==> flow/design.v <==
module pc_counter(
		input clk,
		input reset,
		input [31:0] next_addr,
		output reg [31:0] current,
		input hazardStall);
	always @(posedge clk) begin
		if (reset == 1)
			current <= 32'h00003000;
		else if (hazardStall == 0)
			current <= next_addr;
	end
endmodule
module alu( output reg[31:0] aluresult, output zero,
            input[3:0] operation, input[31:0] data_a, input [31:0] data_b );
  assign zero = (aluresult == 32'b0);
  always @(*) begin
    case (operation)
      4'b0000: begin  
        aluresult = data_a & data_b;
      end
      4'b0001: begin  
        aluresult = data_a | data_b;
      end
      4'b0010: begin  
        aluresult = data_a + data_b;
      end
      4'b0110: begin  
        aluresult = data_a - data_b;
      end
      4'b0111: begin  
        if  
          ((data_a[31] == 1) && (data_b [31] == 0))
          begin
          aluresult = 1;
        end
       else if  
          ((data_b[31] == 1) && (data_a [31] == 0))
          begin
          aluresult = 0;
        end
        else  
        begin
          aluresult =  data_a < data_b ? 1 : 0;
      end
      end
      4'b1100: begin  
        aluresult = ~( data_a  | data_b );
      end
      default: begin
        aluresult = data_a + data_b;
      end
    endcase
  end
endmodule
module mux32_2_1(
	input s,
	input [31:0] in0,
	input [31:0] in1,
	output reg [31:0] out
	);
	always @(*)
		if (s==1) begin
			out = in1;
		end
		else begin
			out = in0;
		end
endmodule
module InstructionFetch(
    input clk,
		input reset,
		output [31:0] inst_addr,
		input [31:0] aluAddresult,
		output [31:0] instr_add_4,
		input pcSrc,
		input hazardStall,  
		input jump,
		input [31:0] jumpMux1
		);
	wire [31:0] next_addr;
	pc_counter pc_counter(
	    .clk (clk),
			.reset    (reset   ), 	 
			.next_addr    (next_addr), 	 
			.current  (inst_addr),	 
			.hazardStall(hazardStall));
	wire [31:0] mux2mux;
	mux32_2_1 mux32_2_1_b (
			.s    (pcSrc   ),  
			.in0  (instr_add_4 ),   
			.in1  (aluAddresult ),  
			.out  (mux2mux ));  
	alu aluPLus4 (
			.aluresult  (instr_add_4),  
			.zero       (      ), 		
			.operation  (4'b0010 ), 	 
			.data_a     (inst_addr), 	 
			.data_b     (32'd4    ));		 
  mux32_2_1 mux32_2_1_j (
			.s    (jump   ),  
			.in0  (mux2mux ),   
			.in1  (jumpMux1),  
			.out  (next_addr ));  
endmodule
module IFIDPipeReg(
		input reset,
		input[31:0] instr_add_4,
		output reg [31:0] IFIDinstr_add_4,
		input[31:0] instr,
		output reg [31:0] IFIDinstr,
		input ifFlush,  
		input stall,
		input clk);  
	always @(posedge clk)
	begin
		if (reset == 1) begin
			IFIDinstr <= 32'h0000;
		end
		else if (stall == 1) begin
			IFIDinstr <= IFIDinstr;
		end
		else if (ifFlush == 1) begin
			IFIDinstr <= 32'h0000;
		end
		else begin
			IFIDinstr_add_4 <= instr_add_4;
			IFIDinstr <= instr;
		end
	end
endmodule
module controlunit ( output reg regdest, output reg jump, output reg branch, output reg memread,
                     output reg memtoreg, output reg memwrite, output reg alusrc, output reg regwrite,
                     output reg[1:0] aluop, input [5:0] opcode );
  always @(*) begin
    {regdest, alusrc, memtoreg, regwrite, memread, memwrite, branch, jump, aluop}=10'b0000000000;
    case (opcode)
      6'b000000: begin  
        regdest = 1;
        regwrite = 1;
        aluop = 2'b10;
      end
      6'b100011: begin  
        alusrc = 1;
        memtoreg = 1;
        regwrite = 1;
        memread = 1;
      end
      6'b101011: begin  
        alusrc = 1;
	   memwrite = 1;
      end
      6'b000100: begin  
        branch = 1;
        aluop = 2'b01;
      end
      6'b001000: begin  
        regwrite = 1;
	alusrc = 1;
      end
      6'b001001: begin  
        regwrite = 1;
	   alusrc = 1;
      end
      6'b000010: begin  
        jump = 1;
      end
    endcase
  end
endmodule
module sign_extend(
	input [15:0] extendMe,
	output reg [31:0] extended);
	always @(*)
		begin if
				(extendMe[15] == 0)
			extended =  {16'b0000000000000000, extendMe};
		else
			extended =  {16'b1111111111111111, extendMe};
		end
endmodule
module shiftleft2(
	input [29:0] shiftMe,
	output reg [31:0] shifted);
	always @(*) begin
		shifted = {shiftMe[29:0], 2'b00};
	end
endmodule
module combineSLPC4(
	input [3:0] aluPlus4,
	input [25:0] instr,
	output reg [31:0] out
	);
	always @(*) begin
		out = {aluPlus4, instr, 2'b00};
	end
endmodule
module reg_file(
input [4:0] readReg1, readReg2, writeReg,
input [31:0] writeData,
input regWrite, clk,
output reg [31:0] readData1, readData2
);
reg [31:0] regFile [31:0];
always @(*) begin
	if (readReg1 == 0)
		readData1 = 0;
	else if (regWrite && writeReg == readReg1)
		readData1 = writeData;
	else
		readData1 = regFile[readReg1];
	if (readReg2 == 0)
		readData2 = 0;
	else if (regWrite && writeReg == readReg2)
		readData2 = writeData;
	else
		readData2 = regFile[readReg2];
end
always @(posedge clk) begin
	if (regWrite && writeReg != 0)
		regFile[writeReg] <= writeData;
end
endmodule
module comparator(
		input [31:0] readData1,
		input [31:0] readData2,
		output reg IFFlush,
		input [5:0] IFIDinstr,
		output reg PCSrc,
		output reg jump,
		output zero
		);
	alu alu (
			.aluresult  (  ),
			.zero       (zero      ),
			.operation  (4'b0110 ),
			.data_a     (readData1    ),
			.data_b     (readData2    ));
	always @(*) begin
    case (IFIDinstr)
      6'b000010: begin
		IFFlush = 1;
		PCSrc = 0;
		jump = 1;
      end
      6'b000100: begin  
		IFFlush = zero;
		PCSrc = zero;
		jump = 0;
      end
      default: begin
        IFFlush = 0;
		PCSrc = 0;
		jump = 0;
      end
    endcase
  end
endmodule
module andGate(input in0, input in1, output reg out);
	always @(*) begin
		if ((in0 == 1 ) && (in1 == 1))
				out = 1;
		else
			out = 0;
		end
endmodule
module InstructionDecode(
		input [31:0] IFIDinstr,
		input [31:0] IFIDinstr_add_4,
		output [31:0] aluAddresult,
		input [4:0] writeReg,
		input [31:0] writeData,
		input regWrite,
		input clk,
		input stall,
		output [31:0] readData1,
		output [31:0] data_out,
		output ifflush,
		output pcSrc,
		output [31:0] signExtended,
		output jump,
		output [31:0] aluAddB
		);
	wire [31:0] branchOffset;
	sign_extend sign_extend (
			.extendMe  (IFIDinstr[15:0]),  
			.extended  (signExtended));  
	shiftleft2 shiftleft2 (
			.shiftMe  (signExtended[29:0]),   
			.shifted  (branchOffset ));		 
	alu aluAdd (
			.aluresult  (aluAddresult ),  
			.zero       (      ),  
			.operation  (4'b0010),  
			.data_a     (IFIDinstr_add_4  ),   
			.data_b     (branchOffset    ));  
	combineSLPC4 combineSLPC4 (
		.aluPlus4  (IFIDinstr_add_4[31:28]),  
		.instr  (IFIDinstr[25:0] ),  
		.out  (aluAddB ));	 
	reg_file reg_file (
			.readReg1   (IFIDinstr[25:21]),  
			.readReg2   (IFIDinstr[20:16]),  
			.writeReg   (writeReg  ),    
			.writeData  (writeData ),    
			.regWrite   (regWrite  ),    
			.clk        (clk       ),    
			.readData1  (readData1 ),    
			.readData2  (data_out ));   
	wire ifflushInternal, pcSrcAnd, jumpInternal, zero;
	comparator c1(
			.readData1 (readData1),
			.readData2 (data_out),
			.IFFlush (ifflushInternal),
			.IFIDinstr (IFIDinstr[31:26]),
			.PCSrc (pcSrcAnd),
			.jump (jumpInternal),
			.zero (zero));
	wire go = ~stall;
	andGate andGate (
		.in0  (ifflushInternal ),
		.in1  (go ),
		.out  (ifflush ));
	andGate andGate2 (
		.in0  (pcSrcAnd ),
		.in1  (go ),
		.out  (pcSrc ));
	andGate andGate3 (
		.in0  (jumpInternal ),
		.in1  (go ),
		.out  (jump ));
endmodule
module IDEXPipeReg(
	input reset,
	input bubble,
	input regdestID,
	input mem_readID,
	input memtoregID,
	input MemWriteSafe,
	input alusrcID,
	input RegWriteHazardSafe,
	input [1:0] aluopID,
	output reg regdest,
	output reg mem_readEX,
	output reg memtoregEX,
	output reg MemWriteSafeEX,
	output reg alusrc,
	output reg RegWriteHazardSafeEX,
	output reg [1:0] aluop,
	input  [31:0] readData1ID,
	input  [31:0] readData2ID,
	output reg [31:0] readData1EX,
	output reg  [31:0] readData2EX,
	input [31:0] extendedID,
	output reg [31:0] extendedEX,
	input [31:0] IFIDinstr,
	output reg [31:0] IDEXinstr,
	input clk);
	always @(posedge clk)
	begin
		if (reset == 1 || bubble == 1) begin
			mem_readEX <= 0;
			MemWriteSafeEX <= 0;
			RegWriteHazardSafeEX <= 0;
		end
		else begin
			mem_readEX <= mem_readID;
			MemWriteSafeEX <= MemWriteSafe;
			RegWriteHazardSafeEX <= RegWriteHazardSafe;
		end
		regdest <= regdestID;
		memtoregEX <= memtoregID;
		alusrc <= alusrcID;
		aluop <= aluopID;
		readData1EX <= readData1ID;
		readData2EX <= readData2ID;
		extendedEX <= extendedID;
		IDEXinstr <= IFIDinstr;
	end
endmodule
module alu_control(input[1:0] aluop, input[5:0] funct, output reg[3:0] operation );
  always @(*) begin
    if (aluop == 2'b00)
      operation = 4'b0010;       
    else if (aluop == 2'b01)
      operation = 4'b0110;       
    else if (aluop == 2'b10 && funct == 6'b100000)
      operation = 4'b0010;       
    else if (aluop[1] == 1 && funct == 6'b100010)
      operation = 4'b0110;        
    else if (aluop == 2'b10 && funct == 6'b100100)
      operation = 4'b0000;       
    else if (aluop == 2'b10 && funct== 6'b100101)
      operation = 4'b0001;       
    else if (aluop == 2'b10 && funct == 6'b101010)
      operation = 4'b0111;       
    else
      operation = 4'b0010;       
  end
endmodule
module mux4_4_1(
		input [31:0] IDEX,
		input [31:0] EXMEM,
		input [31:0] MEMWB,
		input [1:0] s,
		output reg [31:0] aluInput);
	always @(*)
	    case (s)
     2'b10 : begin 
        aluInput = EXMEM;
      end
     2'b01 : begin 
        aluInput = MEMWB;
      end
     default : begin 
        aluInput = IDEX;
      end
	    endcase
endmodule
module mux4_2_1(
		input [4:0] in0,
		input [4:0] in1,
		input s,
		output reg [4:0] out);
	always @(*)
		if (s==1) begin
			out = in1;
	 end
	 else begin
			out = in0;
	 end
endmodule
module execute(
		input [1:0] alu_op,
		output [31:0] data_addrEXMEM,
		input [31:0] IDEXreadData1,
		input [31:0] IDEXreadData2,
		input [31:0] EXMEMresult,
		input [31:0] MEMWBresult,
		input [31:0] IDEXsignExtended,
		input [31:0] IDEXinstr,
		input alu_src,
		input [1:0] fwdA,
		input [1:0] fwdB,
		input regdest,
		output [4:0] writeReg,
		output [31:0] fwdBMux
		);
	wire [3:0] operation;
	alu_control alu_control (
			.aluop      (alu_op),   
			.funct      (IDEXinstr[5:0]     ),  
			.operation  (operation ));  
	wire [31:0] readData1;
	wire [31:0] readData2;
	mux4_4_1 fwdmuxa (
			.IDEX      (IDEXreadData1     ),
			.EXMEM     (EXMEMresult       ),
			.MEMWB     (MEMWBresult       ),
			.s         (fwdA        ),
			.aluInput  (readData1 ));
	mux4_4_1 fwdmuxb (
			.IDEX      (IDEXreadData2     ),
			.EXMEM     (EXMEMresult       ),
			.MEMWB     (MEMWBresult       ),
			.s         (fwdB        ),
			.aluInput  (fwdBMux ));
	mux32_2_1 mux32_2_1 (
			.s    (alu_src   ),
			.in0  (fwdBMux ),
			.in1  (IDEXsignExtended ),
			.out  (readData2 ));
	alu aluMain (
			.aluresult  (data_addrEXMEM),
			.zero       (      ),
			.operation  (operation ),
			.data_a     (readData1    ),
			.data_b     (readData2    ));
	mux4_2_1 mux4_2_1 (
			.in0  (IDEXinstr[20:16]),
			.in1  (IDEXinstr[15:11]),
			.s    (regdest),
			.out  (writeReg));
endmodule
module EXMEMPipeReg(
		input reset,
		input [4:0] writeRegEX,
		input [31:0] data_addrEX,
		input [31:0] writeDataEX,
		input mem_readEX, memwrite,
		input RegWriteEx, memtoregEX,
		output reg [4:0] writeRegMEM,
		output reg [31:0] data_addr,
		output reg [31:0] writeData,
		output reg mem_read, mem_write,
		output reg RegWriteMem, memtoregMEM,
		input clk);
	always @(posedge clk) begin
		if (reset == 1) begin
			mem_read <= 0;
			mem_write <= 0;
			RegWriteMem <= 0;
		end
		else begin
			mem_read <= mem_readEX;
			mem_write <= memwrite;
			RegWriteMem <= RegWriteEx;
		end
		writeRegMEM <= writeRegEX;
		data_addr <= data_addrEX;
		writeData <= writeDataEX;
		memtoregMEM <= memtoregEX;
	end
endmodule
module MEMWBPipeReg(
	input reset,
	input [31:0] read_data,
	input [31:0] data_addr,
	input [4:0] writeRegMem,
	input regWriteMem,
	input memtoregMem,
	output reg [31:0] read_dataIF,
	output reg [31:0] data_addrIF,
	output reg [4:0] writeRegMemIF,
	output reg regWrite,
	output reg memtoreg,
	input clk);
	always @(posedge clk) begin
		if (reset == 1)
			regWrite <= 0;
		else
			regWrite <= regWriteMem;
		data_addrIF <= data_addr;
		memtoreg <= memtoregMem;
		writeRegMemIF <= writeRegMem;
		read_dataIF <= read_data;
	end
endmodule
module HazardDetector(
		input [4:0] IDEXinstrRt2016,
		input [4:0] IFIDinstrRs2521,
		input [4:0] IFIDinstrRt2016,
		input IDEXMemRead,
		input IDbranch,
		input IDEXRegWrite,
		input [4:0] IDEXWriteReg,
		input EXMEMRegWrite,
		input [4:0] EXMEMWriteReg,
		output reg stall,
		input RegWrite,
		input MemWrite,
		output reg RegWriteSafe,
		output reg MemWriteSafe);
	reg loadUse, branchWait;
	always @(*) begin
		loadUse = (IDEXMemRead == 1) &&
			((IDEXinstrRt2016 == IFIDinstrRs2521) || (IDEXinstrRt2016 == IFIDinstrRt2016));
		branchWait = (IDbranch == 1) && (
			((IDEXRegWrite == 1) && (IDEXWriteReg != 0) &&
			 ((IDEXWriteReg == IFIDinstrRs2521) || (IDEXWriteReg == IFIDinstrRt2016))) ||
			((EXMEMRegWrite == 1) && (EXMEMWriteReg != 0) &&
			 ((EXMEMWriteReg == IFIDinstrRs2521) || (EXMEMWriteReg == IFIDinstrRt2016))));
		stall = loadUse || branchWait;
		if (stall) begin
			RegWriteSafe = 0;
			MemWriteSafe = 0;
		end
		else begin
			RegWriteSafe = RegWrite;
			MemWriteSafe = MemWrite;
		end
	end
endmodule
module ForwardingUnit(
		input [4:0] IDEXinstrRt2016,
		input [4:0] IDEXinstrRs2521,
		input EXMEMRegWrite,
		input [4:0] EXMEMRegRd1511,
		input MEMWBRegWrite,
		input [4:0] MEMWBRegRd1511,
		output reg [1:0] fwdA,
		output reg [1:0] fwdB
		);
	always @(*)
	begin
		fwdA = 2'b00;
		fwdB = 2'b00;
		if ((EXMEMRegWrite == 1) && (EXMEMRegRd1511 != 0)) begin
			if (EXMEMRegRd1511 == IDEXinstrRs2521) begin
				fwdA = 2'b10;
			end
			if (EXMEMRegRd1511 == IDEXinstrRt2016) begin
				fwdB = 2'b10;
			end
		end
		if ((EXMEMRegWrite == 0) || (EXMEMRegRd1511 == 0 || EXMEMRegRd1511 != IDEXinstrRs2521)) begin
			if ((MEMWBRegWrite == 1) && (MEMWBRegRd1511 != 0)) begin
				if (MEMWBRegRd1511 == IDEXinstrRs2521) begin
					fwdA = 2'b01;
				end
			end
		end
		if ((EXMEMRegWrite == 0) || (EXMEMRegRd1511 == 0 || EXMEMRegRd1511 != IDEXinstrRt2016)) begin
			if ((MEMWBRegWrite == 1) && (MEMWBRegRd1511 != 0)) begin
				if (MEMWBRegRd1511 == IDEXinstrRt2016) begin
					fwdB = 2'b01;
				end
			end
		end
	end
endmodule
module pipelineProcessor(
	input clk,
	input reset,
	output [31:0]  inst_addr,
	input  [31:0]  instr,
	output [31:0]  data_addr,
	output  [31:0]  data_out,
	output        mem_read,
	output          mem_write,
	input  [31:0]  data_in
	);
	wire [31:0] instr_add_4;
	wire [31:0] aluAddresult;
	wire [31:0] IFIDinstr;
	wire [31:0] jumpMux1;
	wire pcSrc, jump, stall, ifFlush;
	InstructionFetch InstructionFetch (
	  .clk   (clk),
		.reset         (reset        ),
		.inst_addr     (inst_addr    ),
		.aluAddresult  (aluAddresult ),
		.instr_add_4   (instr_add_4  ),
		.pcSrc         (pcSrc        ),
		.hazardStall	(stall ),
		.jump         (jump),
		.jumpMux1     (jumpMux1));
	wire [31:0] IFIDinstr_add_4;
	IFIDPipeReg IFIDPipeReg (
		.reset            (reset           ),
		.instr_add_4      (instr_add_4     ),
		.IFIDinstr_add_4  (IFIDinstr_add_4 ),
		.instr            (instr           ),
		.IFIDinstr        (IFIDinstr       ),
		.ifFlush          (ifFlush         ),
		.stall            (stall           ),
		.clk              (clk             ));
	wire [1:0] aluopID;
	wire regdestID, jumpID, branchID, mem_readID, memtoregID, MemWriteHazard;
	wire alusrcID, RegWriteHazard;
	controlunit controlunit (
		.regdest   (regdestID  ),
		.jump      (jumpID     ),
		.branch    (branchID   ),
		.memread   (mem_readID  ),
		.memtoreg  (memtoregID ),
		.memwrite  (MemWriteHazard ),
		.alusrc    (alusrcID   ),
		.regwrite  (RegWriteHazard ),
		.aluop     (aluopID    ),
		.opcode    (IFIDinstr[31:26]   ));
	wire [31:0] readData1ID;
	wire [31:0] readData2ID;
	wire [31:0] signExtended;
	wire [4:0] writeReg;
	wire [31:0] writeData;
	wire regWrite;
	InstructionDecode InstructionDecode (
		.IFIDinstr        (IFIDinstr       ),
		.IFIDinstr_add_4  (IFIDinstr_add_4 ),
		.aluAddresult     (aluAddresult    ),
		.writeReg         (writeReg        ),
		.writeData        (writeData       ),
		.regWrite         (regWrite        ),
		.clk              (clk             ),
		.stall            (stall           ),
		.readData1        (readData1ID       ),
		.data_out         (readData2ID        ),
		.ifflush          (ifFlush         ),
		.pcSrc            (pcSrc           ),
		.signExtended     (signExtended    ),
		.jump 			  (jump)			,
		.aluAddB		  (jumpMux1));
	wire [31:0] extendedEX;
	wire [31:0] IDEXreadData1, IDEXreadData2, IDEXinstr2;
	wire [1:0] alu_op;
	wire regdest, mem_readEX, memtoregEX, mem_writeEX, alusrc, RegWriteEx;
	wire RegWriteSafe, MemWriteSafe;
	IDEXPipeReg IDEXPipeReg (
		.reset                 (reset                ),
		.bubble                (stall                ),
		.regdestID             (regdestID            ),
		.mem_readID            (mem_readID           ),
		.memtoregID            (memtoregID           ),
		.MemWriteSafe          (MemWriteSafe         ),
		.alusrcID              (alusrcID             ),
		.RegWriteHazardSafe    (RegWriteSafe  		 ),
		.aluopID               (aluopID              ),
		.regdest               (regdest              ),
		.mem_readEX            (mem_readEX           ),
		.memtoregEX            (memtoregEX           ),
		.MemWriteSafeEX        (mem_writeEX       ),
		.alusrc                (alusrc               ),
		.RegWriteHazardSafeEX  (RegWriteEx		 ),
		.aluop                 (alu_op                ),
		.readData1ID           (readData1ID          ),
		.readData2ID           (readData2ID          ),
		.readData1EX           (IDEXreadData1          ),
		.readData2EX           (IDEXreadData2          ),
		.extendedID            (signExtended           ),
		.extendedEX            (extendedEX           ),
		.IFIDinstr			   (IFIDinstr			  ),
		.IDEXinstr				(IDEXinstr2			  ),
		.clk                   (clk                  ));
	wire [31:0] data_addrEX;
	wire [1:0] fwdA, fwdB;
	wire [4:0] writeRegEX;
	wire [31:0] writeDataEX;
	execute execute (
		.alu_op            (alu_op           ),
		.data_addrEXMEM    (data_addrEX   ),
		.IDEXreadData1     (IDEXreadData1    ),
		.IDEXreadData2     (IDEXreadData2    ),
		.EXMEMresult       (data_addr      ),
		.MEMWBresult       (writeData      ),
		.IDEXsignExtended  (extendedEX  ),
		.IDEXinstr         (IDEXinstr2        ),
		.alu_src           (alusrc          ),
		.fwdA              (fwdA             ),
		.fwdB              (fwdB             ),
		.regdest           (regdest          ),
		.writeReg          (writeRegEX       ),
		.fwdBMux		   (writeDataEX		));
	wire [4:0] writeRegMEM;
	wire RegWriteMem, memtoregMEM;
	EXMEMPipeReg EXMEMPipeReg (
		.reset        (reset       ),
		.writeRegEX   (writeRegEX  ),
		.data_addrEX  (data_addrEX ),
		.writeDataEX  (writeDataEX ),
		.mem_readEX   (mem_readEX  ),
		.memwrite     (mem_writeEX    ),
		.RegWriteEx   (RegWriteEx  ),
		.memtoregEX   (memtoregEX  ),
		.writeRegMEM  (writeRegMEM ),
		.data_addr    (data_addr   ),
		.writeData    (data_out   ),
		.mem_read     (mem_read    ),
		.mem_write    (mem_write   ),
		.RegWriteMem  (RegWriteMem ),
		.memtoregMEM  (memtoregMEM ),
		.clk          (clk         ));
	wire [31:0] read_dataIF, data_addrIF;
	wire memtoreg;
	MEMWBPipeReg MEMWBPipeReg (
		.reset          (reset         ),
		.read_data      (data_in     ),
		.data_addr      (data_addr     ),
		.writeRegMem    (writeRegMEM   ),
		.regWriteMem    (RegWriteMem  ),
		.memtoregMem    (memtoregMEM   ),
		.read_dataIF    (read_dataIF   ),
		.data_addrIF    (data_addrIF   ),
		.writeRegMemIF  (writeReg ),
		.regWrite       (regWrite      ),
		.memtoreg       (memtoreg      ),
		.clk            (clk           ));
	mux32_2_1 mux32_2_1data (
		.s    (memtoreg   ),
		.in0  (data_addrIF ),
		.in1  (read_dataIF ),
		.out  (writeData ));
	HazardDetector HazardDetector (
		.IDEXinstrRt2016  (IDEXinstr2[20:16] ),
		.IFIDinstrRs2521  (IFIDinstr[25:21] ),
		.IFIDinstrRt2016  (IFIDinstr[20:16] ),
		.IDEXMemRead      (mem_readEX     ),
		.IDbranch         (branchID        ),
		.IDEXRegWrite     (RegWriteEx      ),
		.IDEXWriteReg     (writeRegEX      ),
		.EXMEMRegWrite    (RegWriteMem     ),
		.EXMEMWriteReg    (writeRegMEM     ),
		.stall            (stall           ),
		.RegWrite         (RegWriteHazard        ),
		.MemWrite         (MemWriteHazard        ),
		.RegWriteSafe     (RegWriteSafe    ),
		.MemWriteSafe     (MemWriteSafe    ));
	ForwardingUnit ForwardingUnit (
		.IDEXinstrRt2016  (IDEXinstr2[20:16] ),
		.IDEXinstrRs2521  (IDEXinstr2[25:21] ),
		.EXMEMRegWrite    (RegWriteMem   ),
		.EXMEMRegRd1511   (writeRegMEM  ),
		.MEMWBRegWrite    (regWrite   ),
		.MEMWBRegRd1511   (writeReg  ),
		.fwdA             (fwdA            ),
		.fwdB             (fwdB            ));
endmodule
From RTL to reports: pipelineProcessor
What the tools print for pipelineProcessor, step after step.
Line numbers count from 1 in the design file above.
Operators: Yosys type, input widths -> output width; for muxes data width and select width s.
{"block": "design", "top_module": "pipelineProcessor", "clock_port": "clk", "lib": "sky130hd", "corner": "tt_025C_1v80"}

Elaborated design
Yosys after proc, flatten, opt, wreduce and memory -nomap, before mapping. Print and check cells are not counted. Equal cells are merged and count once.
Memory sizes are those after Yosys's memory passes, which may raise the word count (mostly to a power of two), join words into wider ones and drop unused or constant bits.
{"block": "bits", "mem_bits_rw": 1024, "n_memories": 1, "clocked_rd_ports_x_width": 64, "output_inout_bits": 98, "word_cells": 174, "ff_bits": 370}
{"block": "memory_table", "name": "InstructionDecode.reg_file.regFile", "words": 32, "width": 32, "rd": 2, "wr": 1, "line": 204, "text": "reg [31:0] regFile [31:0];"}
{"block": "op_classes", "n_eq": 35, "cmp": 1, "bitwise": 9, "muxes": 54, "n_reduce_logical": 43, "n_addsub": 5}
{"block": "op_table", "operator": "$mux 32", "count": 11}
{"block": "op_table", "operator": "$pmux 32 s5", "count": 1}
{"block": "op_table", "operator": "$pmux 32 s2", "count": 2}
{"block": "op_table", "operator": "$add 32x32->32", "count": 2}
{"block": "op_table", "operator": "$sub 32x32->32", "count": 2}
{"block": "op_table", "operator": "$eq 5x5->1", "count": 12}
{"block": "op_table", "operator": "$eq 6x6->1 const B", "count": 7}
{"block": "op_table", "operator": "$add 32x3->32 const B", "count": 1}
{"block": "op_table", "operator": "$lt 32x32->1", "count": 1}
{"block": "op_table", "operator": "$and 32x32->32", "count": 1}
{"block": "op_table", "operator": "$or 32x32->32", "count": 1}
{"block": "op_table", "operator": "$not 32->32", "count": 1}
{"block": "op_table", "operator": "$logic_not 32->1", "count": 1}
{"block": "op_table", "operator": "$mux 5", "count": 6}
{"block": "op_table", "operator": "$mux 2", "count": 10}
{"block": "op_table", "operator": "$logic_and 1x1->1", "count": 19}
{"block": "op_table", "operator": "$mux 3", "count": 6}
{"block": "op_table", "operator": "$logic_not 5->1", "count": 3}
{"block": "op_table", "operator": "$reduce_bool 5->1", "count": 3}
{"block": "op_table", "operator": "$mux 1", "count": 15}
{"block": "op_table", "operator": "$eq 6x4->1 const B", "count": 2}
{"block": "op_table", "operator": "$logic_or 1x1->1", "count": 10}
{"block": "op_table", "operator": "$ne 5x5->1", "count": 2}
{"block": "op_table", "operator": "$eq 4x3->1 const B", "count": 2}
{"block": "op_table", "operator": "$reduce_or 4->1", "count": 2}
{"block": "op_table", "operator": "$not 1->1", "count": 6}
{"block": "op_table", "operator": "$eq 2x1->1 const B", "count": 3}
{"block": "op_table", "operator": "$eq 2x2->1 const B", "count": 3}
Other operator kinds: 12; their cells: 12.

Longest topological paths
Yosys ltp: most cells in a row. Word level: on the elaborated netlist, between registers, memories and ports. Mapped: between sequential cells and ports; inverters and the memories' decode and read muxes count.
{"block": "logic_depth", "word_depth": 14, "ABC_AREA": 0, "mapped_depth": 28, "depth_no_buf": 27}

Netlist
The flow's flattened synthesis, as Yosys stat reports it; memories are mapped. The netlist is that of the ABC_AREA named above (0 if unset); the other value can give another one.
Totals and module areas in this step are rounded.
{"block": "mapped", "ffs": 1372, "buf_cells": 314, "stdcells": 4544, "seqArea_mm2": 0.038, "mapped_area_mm2": 0.0679}
{"block": "types", "cell_type": "sky130_fd_sc_hd__edfxtp_1", "count": 1056}
{"block": "types", "cell_type": "sky130_fd_sc_hd__mux4_2", "count": 637}
{"block": "types", "cell_type": "sky130_fd_sc_hd__dfxtp_1", "count": 316}
{"block": "types", "cell_type": "sky130_fd_sc_hd__ha_1", "count": 162}
{"block": "types", "cell_type": "sky130_fd_sc_hd__nor2_1", "count": 265}
{"block": "types", "cell_type": "sky130_fd_sc_hd__o21ai_0", "count": 197}
{"block": "types", "cell_type": "sky130_fd_sc_hd__a21oi_1", "count": 182}
{"block": "types", "cell_type": "sky130_fd_sc_hd__clkbuf_1", "count": 222}
{"block": "types", "cell_type": "sky130_fd_sc_hd__mux2i_1", "count": 78}
{"block": "types", "cell_type": "sky130_fd_sc_hd__nand2_1", "count": 205}
{"block": "types", "cell_type": "sky130_fd_sc_hd__a22oi_1", "count": 102}
{"block": "types", "cell_type": "sky130_fd_sc_hd__inv_1", "count": 198}
{"block": "types", "cell_type": "sky130_fd_sc_hd__xnor2_1", "count": 69}
{"block": "types", "cell_type": "sky130_fd_sc_hd__xor2_1", "count": 54}
{"block": "types", "cell_type": "sky130_fd_sc_hd__a211oi_1", "count": 53}
{"block": "types", "cell_type": "sky130_fd_sc_hd__mux2_2", "count": 34}
{"block": "types", "cell_type": "sky130_fd_sc_hd__nand3_1", "count": 59}
{"block": "types", "cell_type": "sky130_fd_sc_hd__a21o_1", "count": 37}
Not listed: further types 73, cells in them 618.
By module: a second synthesis without flattening, with its own total; a netlist apart from the flattened one above.
{"block": "unflattened", "cells_unflattened": 7274, "area_unflattened_mm2": 0.0856}
Rows give one instance, submodules left out.
{"block": "modules", "mod": "reg_file", "seq_area_mm2": 0.0307, "n_inst": 1, "cells": 2481, "area_mm2": 0.0478}
{"block": "modules", "mod": "alu", "seq_area_mm2": 0, "n_inst": 4, "cells": 904, "area_mm2": 0.00583}
{"block": "modules", "mod": "IDEXPipeReg", "seq_area_mm2": 0.00272, "n_inst": 1, "cells": 139, "area_mm2": 0.00275}
{"block": "modules", "mod": "IFIDPipeReg", "seq_area_mm2": 0.0016, "n_inst": 1, "cells": 177, "area_mm2": 0.00242}
{"block": "modules", "mod": "mux32_2_1", "seq_area_mm2": 0, "n_inst": 4, "cells": 36, "area_mm2": 0.000544}
{"block": "modules", "mod": "EXMEMPipeReg", "seq_area_mm2": 0.00146, "n_inst": 1, "cells": 76, "area_mm2": 0.00148}
{"block": "modules", "mod": "MEMWBPipeReg", "seq_area_mm2": 0.00142, "n_inst": 1, "cells": 72, "area_mm2": 0.00144}
{"block": "modules", "mod": "mux4_4_1", "seq_area_mm2": 0, "n_inst": 2, "cells": 113, "area_mm2": 0.000637}
{"block": "modules", "mod": "pc_counter", "seq_area_mm2": 0.000641, "n_inst": 1, "cells": 103, "area_mm2": 0.00117}
{"block": "modules", "mod": "HazardDetector", "seq_area_mm2": 0, "n_inst": 1, "cells": 53, "area_mm2": 0.000393}
{"block": "modules", "mod": "ForwardingUnit", "seq_area_mm2": 0, "n_inst": 1, "cells": 34, "area_mm2": 0.00027}
{"block": "modules", "mod": "combineSLPC4", "seq_area_mm2": 0, "n_inst": 1, "cells": 33, "area_mm2": 0.000244}
{"block": "modules", "mod": "shiftleft2", "seq_area_mm2": 0, "n_inst": 1, "cells": 33, "area_mm2": 0.000244}
{"block": "modules", "mod": "sign_extend", "seq_area_mm2": 0, "n_inst": 1, "cells": 32, "area_mm2": 0.00024}
Modules not listed: 9.

Worst setup path after synthesis
OpenSTA on the mapped netlist: ideal clock, no wires. The path of least setup slack (recovery checks aside). Input and output delay are each 20% of the period. Register names are those of the netlist, which keeps one name where synthesis merged equal registers.
{"block": "synth_path", "path_kind": "reg2reg", "from": "reg (name not given)", "to": "reg IFIDPipeReg.IFIDinstr_add_4[0]", "driving_pins": 23, "tclk_ps": 9000, "path_delay_ps": 8242, "t_arrival_ps": 7781, "slack_ps": 758, "required_ps": 8539, "path_buffers": 7, "launch_ps": 0, "setup_ps": 461, "period_less_setup_slack_ps": 8242}
"path_delay_ps" is the arrival time less input delay plus setup time.
"driving_pins" counts driving pins, that of a launching flip-flop among them; a cell with two outputs on the path counts twice.
"period_less_setup_slack_ps" = period - worst setup slack (recovery checks aside). The figure is calculated, with input and output delays left at 20% of the set period.
{"block": "synth_between", "cell_sequence": "sky130_fd_sc_hd__dfxtp_1 sky130_fd_sc_hd__clkbuf_2 sky130_fd_sc_hd__buf_4 sky130_fd_sc_hd__buf_1 sky130_fd_sc_hd__buf_1 sky130_fd_sc_hd__mux4_2 sky130_fd_sc_hd__mux4_2 sky130_fd_sc_hd__mux2i_1 sky130_fd_sc_hd__a211oi_1 sky130_fd_sc_hd__ha_1 sky130_fd_sc_hd__o21a_1 sky130_fd_sc_hd__a21boi_2 sky130_fd_sc_hd__o2111ai_1 sky130_fd_sc_hd__a2111oi_0 sky130_fd_sc_hd__o211ai_1 sky130_fd_sc_hd__and3_1 sky130_fd_sc_hd__o2111ai_1 sky130_fd_sc_hd__nor4b_4 sky130_fd_sc_hd__and2_1 sky130_fd_sc_hd__buf_6 sky130_fd_sc_hd__buf_12 sky130_fd_sc_hd__buf_8 sky130_fd_sc_hd__nor3_1"}
{"block": "synth_lines", "element": "end, assigned", "line": 127, "text": "IFIDinstr_add_4 <= instr_add_4;"}
{"block": "synth_lines", "element": "end, declared", "line": 109, "text": "output reg [31:0] IFIDinstr_add_4,"}
No chain of elaborated cells between the ends is given.

Path in the finished layout
From the final timing report of run 1: the path of least setup slack in the routed layout; clock arrival at registers is part of the times.
The path's times are printed in steps of 10 ps; the period is the one set.
{"block": "layout_path", "path_kind": "reg2reg", "from": "reg (name not given)", "to": "reg InstructionFetch.pc_counter.current[16]", "required_ps": 9700, "driving_pins": 22, "t_arrival_ps": 8300, "path_buffers": 2, "tclk_ps": 9000, "slack_ps": 1400, "setup_ps": 90, "launch_ps": 810}
{"block": "layout_between", "cell_sequence": "sky130_fd_sc_hd__dfxtp_4 sky130_fd_sc_hd__buf_4 sky130_fd_sc_hd__mux4_2 sky130_fd_sc_hd__mux4_2 sky130_fd_sc_hd__mux2i_1 sky130_fd_sc_hd__nand2_1 sky130_fd_sc_hd__o21ai_0 sky130_fd_sc_hd__or2_2 sky130_fd_sc_hd__ha_1 sky130_fd_sc_hd__o21a_1 sky130_fd_sc_hd__a21boi_2 sky130_fd_sc_hd__o2111ai_1 sky130_fd_sc_hd__a2111oi_0 sky130_fd_sc_hd__o211ai_1 sky130_fd_sc_hd__and3_1 sky130_fd_sc_hd__o2111ai_1 sky130_fd_sc_hd__nor4b_4 sky130_fd_sc_hd__and2_1 sky130_fd_sc_hd__buf_4 sky130_fd_sc_hd__nor2_1 sky130_fd_sc_hd__a22oi_1 sky130_fd_sc_hd__a211oi_1"}
{"block": "layout_lines", "element": "end, assigned", "line": 9, "text": "current <= 32'h00003000;"}
{"block": "layout_lines", "element": "end, assigned", "line": 11, "text": "current <= next_addr;"}
{"block": "layout_lines", "element": "end, declared", "line": 5, "text": "output reg [31:0] current,"}
No chain of elaborated cells between the ends is given.

Hand-over note for pipelineProcessor

Design pipelineProcessor on sky130hd. What follows are 7 stored runs of the flow, each under its own settings; their order means nothing. The constraints put input and output delay at 20% of the set period each and load the outputs with 0.01 pF.
"achieved_clock_period_ps" means the clock period less the worst setup slack. The figure is calculated, with input and output delays left at 20% of the set period.
"worst_path_allowed_less_slack_ps" means the part of the period allowed to the worst setup path (the constraints hold back 20% at inputs and 20% at outputs) less its slack; where the path has registers, the arrival times of their clocks count too.
"power_total_uw" rests on the timing tool's default activity at the inputs, not on a simulated workload.
"worst_path_allowed_less_slack_ps" is known to 10 ps.
The results are shown rounded.

{"run": "run 1", "settings": { "CORE_UTILIZATION": 40, "PLACE_DENSITY": 0.6, "period_ns": 9.0, "CAP_MARGIN": 20, "CORE_MARGIN": 2, "SLEW_MARGIN": 20 }, "results": { "synth_chip_area_mm2": 0.0679, "total_die_area_mm2": 0.173, "layout_stdcell_area_mm2": 0.0776, "fin_ws_ps": 1400, "tns_ps": 0, "power_total_uw": 19100, "achieved_clock_period_ps": 7601, "worst_path_allowed_less_slack_ps": 7600, "worst_setup_path_type": "reg2reg" }}
{"run": "run 2", "settings": { "CAP_MARGIN": 10, "CELL_PAD_IN_SITES_DETAIL_PLACEMENT": 1, "CTS_CLUSTER_SIZE": 25, "period_ns": 9.0, "CORE_MARGIN": 2, "CORE_UTILIZATION": 40, "SLEW_MARGIN": 20 }, "results": { "synth_chip_area_mm2": 0.0679, "total_die_area_mm2": 0.173, "layout_stdcell_area_mm2": 0.0774, "fin_ws_ps": 1340, "tns_ps": 0, "power_total_uw": 19000, "achieved_clock_period_ps": 7655, "worst_path_allowed_less_slack_ps": 7660, "worst_setup_path_type": "reg2reg" }}
{"run": "run 3", "settings": { "ABC_AREA": 1, "CAP_MARGIN": 35, "CORE_UTILIZATION": 24, "CTS_CLUSTER_SIZE": 24, "GPL_TIMING_DRIVEN": 1, "HOLD_SLACK_MARGIN": 0.28, "MIN_ROUTING_LAYER": "met2", "PLACE_DENSITY_LB_ADDON": 0.02, "SETUP_SLACK_MARGIN": 0.84, "SLEW_MARGIN": 15, "TNS_END_PERCENT": 70, "period_ns": 12.0, "CORE_MARGIN": 2 }, "results": { "synth_chip_area_mm2": 0.0707, "total_die_area_mm2": 0.299, "layout_stdcell_area_mm2": 0.0834, "fin_ws_ps": 4180, "tns_ps": 0, "power_total_uw": 15900, "achieved_clock_period_ps": 7819, "worst_path_allowed_less_slack_ps": 7820, "worst_setup_path_type": "reg2reg" }}
{"run": "run 4", "settings": { "ABC_AREA": 0, "CAP_MARGIN": 20, "CORE_MARGIN": 6, "CORE_UTILIZATION": 51, "PLACE_DENSITY": 0.75, "SETUP_SLACK_MARGIN": -0.57, "period_ns": 10.3, "SLEW_MARGIN": 20 }, "results": { "synth_chip_area_mm2": 0.0679, "total_die_area_mm2": 0.142, "layout_stdcell_area_mm2": 0.0763, "fin_ws_ps": 1950, "tns_ps": 0, "power_total_uw": 16200, "achieved_clock_period_ps": 8352, "worst_path_allowed_less_slack_ps": 8350, "worst_setup_path_type": "reg2reg" }}
{"run": "run 5", "settings": { "CORE_UTILIZATION": 20, "GPL_TIMING_DRIVEN": 1, "PLACE_DENSITY_LB_ADDON": 0.02, "SLEW_MARGIN": 15, "period_ns": 12.0, "CAP_MARGIN": 20, "CORE_MARGIN": 2 }, "results": { "synth_chip_area_mm2": 0.0679, "total_die_area_mm2": 0.344, "layout_stdcell_area_mm2": 0.0816, "fin_ws_ps": 3350, "tns_ps": 0, "power_total_uw": 15500, "achieved_clock_period_ps": 8653, "worst_path_allowed_less_slack_ps": 8650, "worst_setup_path_type": "reg2reg" }}
{"run": "run 6", "settings": { "CORE_UTILIZATION": 40, "PLACE_DENSITY": 0.6, "period_ns": 7.73, "CAP_MARGIN": 20, "CORE_MARGIN": 2, "SLEW_MARGIN": 20 }, "results": { "synth_chip_area_mm2": 0.0679, "total_die_area_mm2": 0.173, "layout_stdcell_area_mm2": 0.0777, "fin_ws_ps": 410, "tns_ps": 0, "power_total_uw": 21800, "achieved_clock_period_ps": 7320, "worst_path_allowed_less_slack_ps": 7320, "worst_setup_path_type": "reg2reg" }}
{"run": "run 7", "settings": { "ABC_AREA": 0, "CAP_MARGIN": 15, "CELL_PAD_IN_SITES_GLOBAL_PLACEMENT": 3, "CORE_MARGIN": 5, "CORE_UTILIZATION": 65, "CTS_CLUSTER_SIZE": 22, "GPL_ROUTABILITY_DRIVEN": 1, "HOLD_SLACK_MARGIN": 0.06, "PLACE_DENSITY_LB_ADDON": 0.23, "SLEW_MARGIN": 40, "TNS_END_PERCENT": 45, "period_ns": 12.3 }, "outcome": "not finished: placement ended with error FLW-0024"}

End of note.
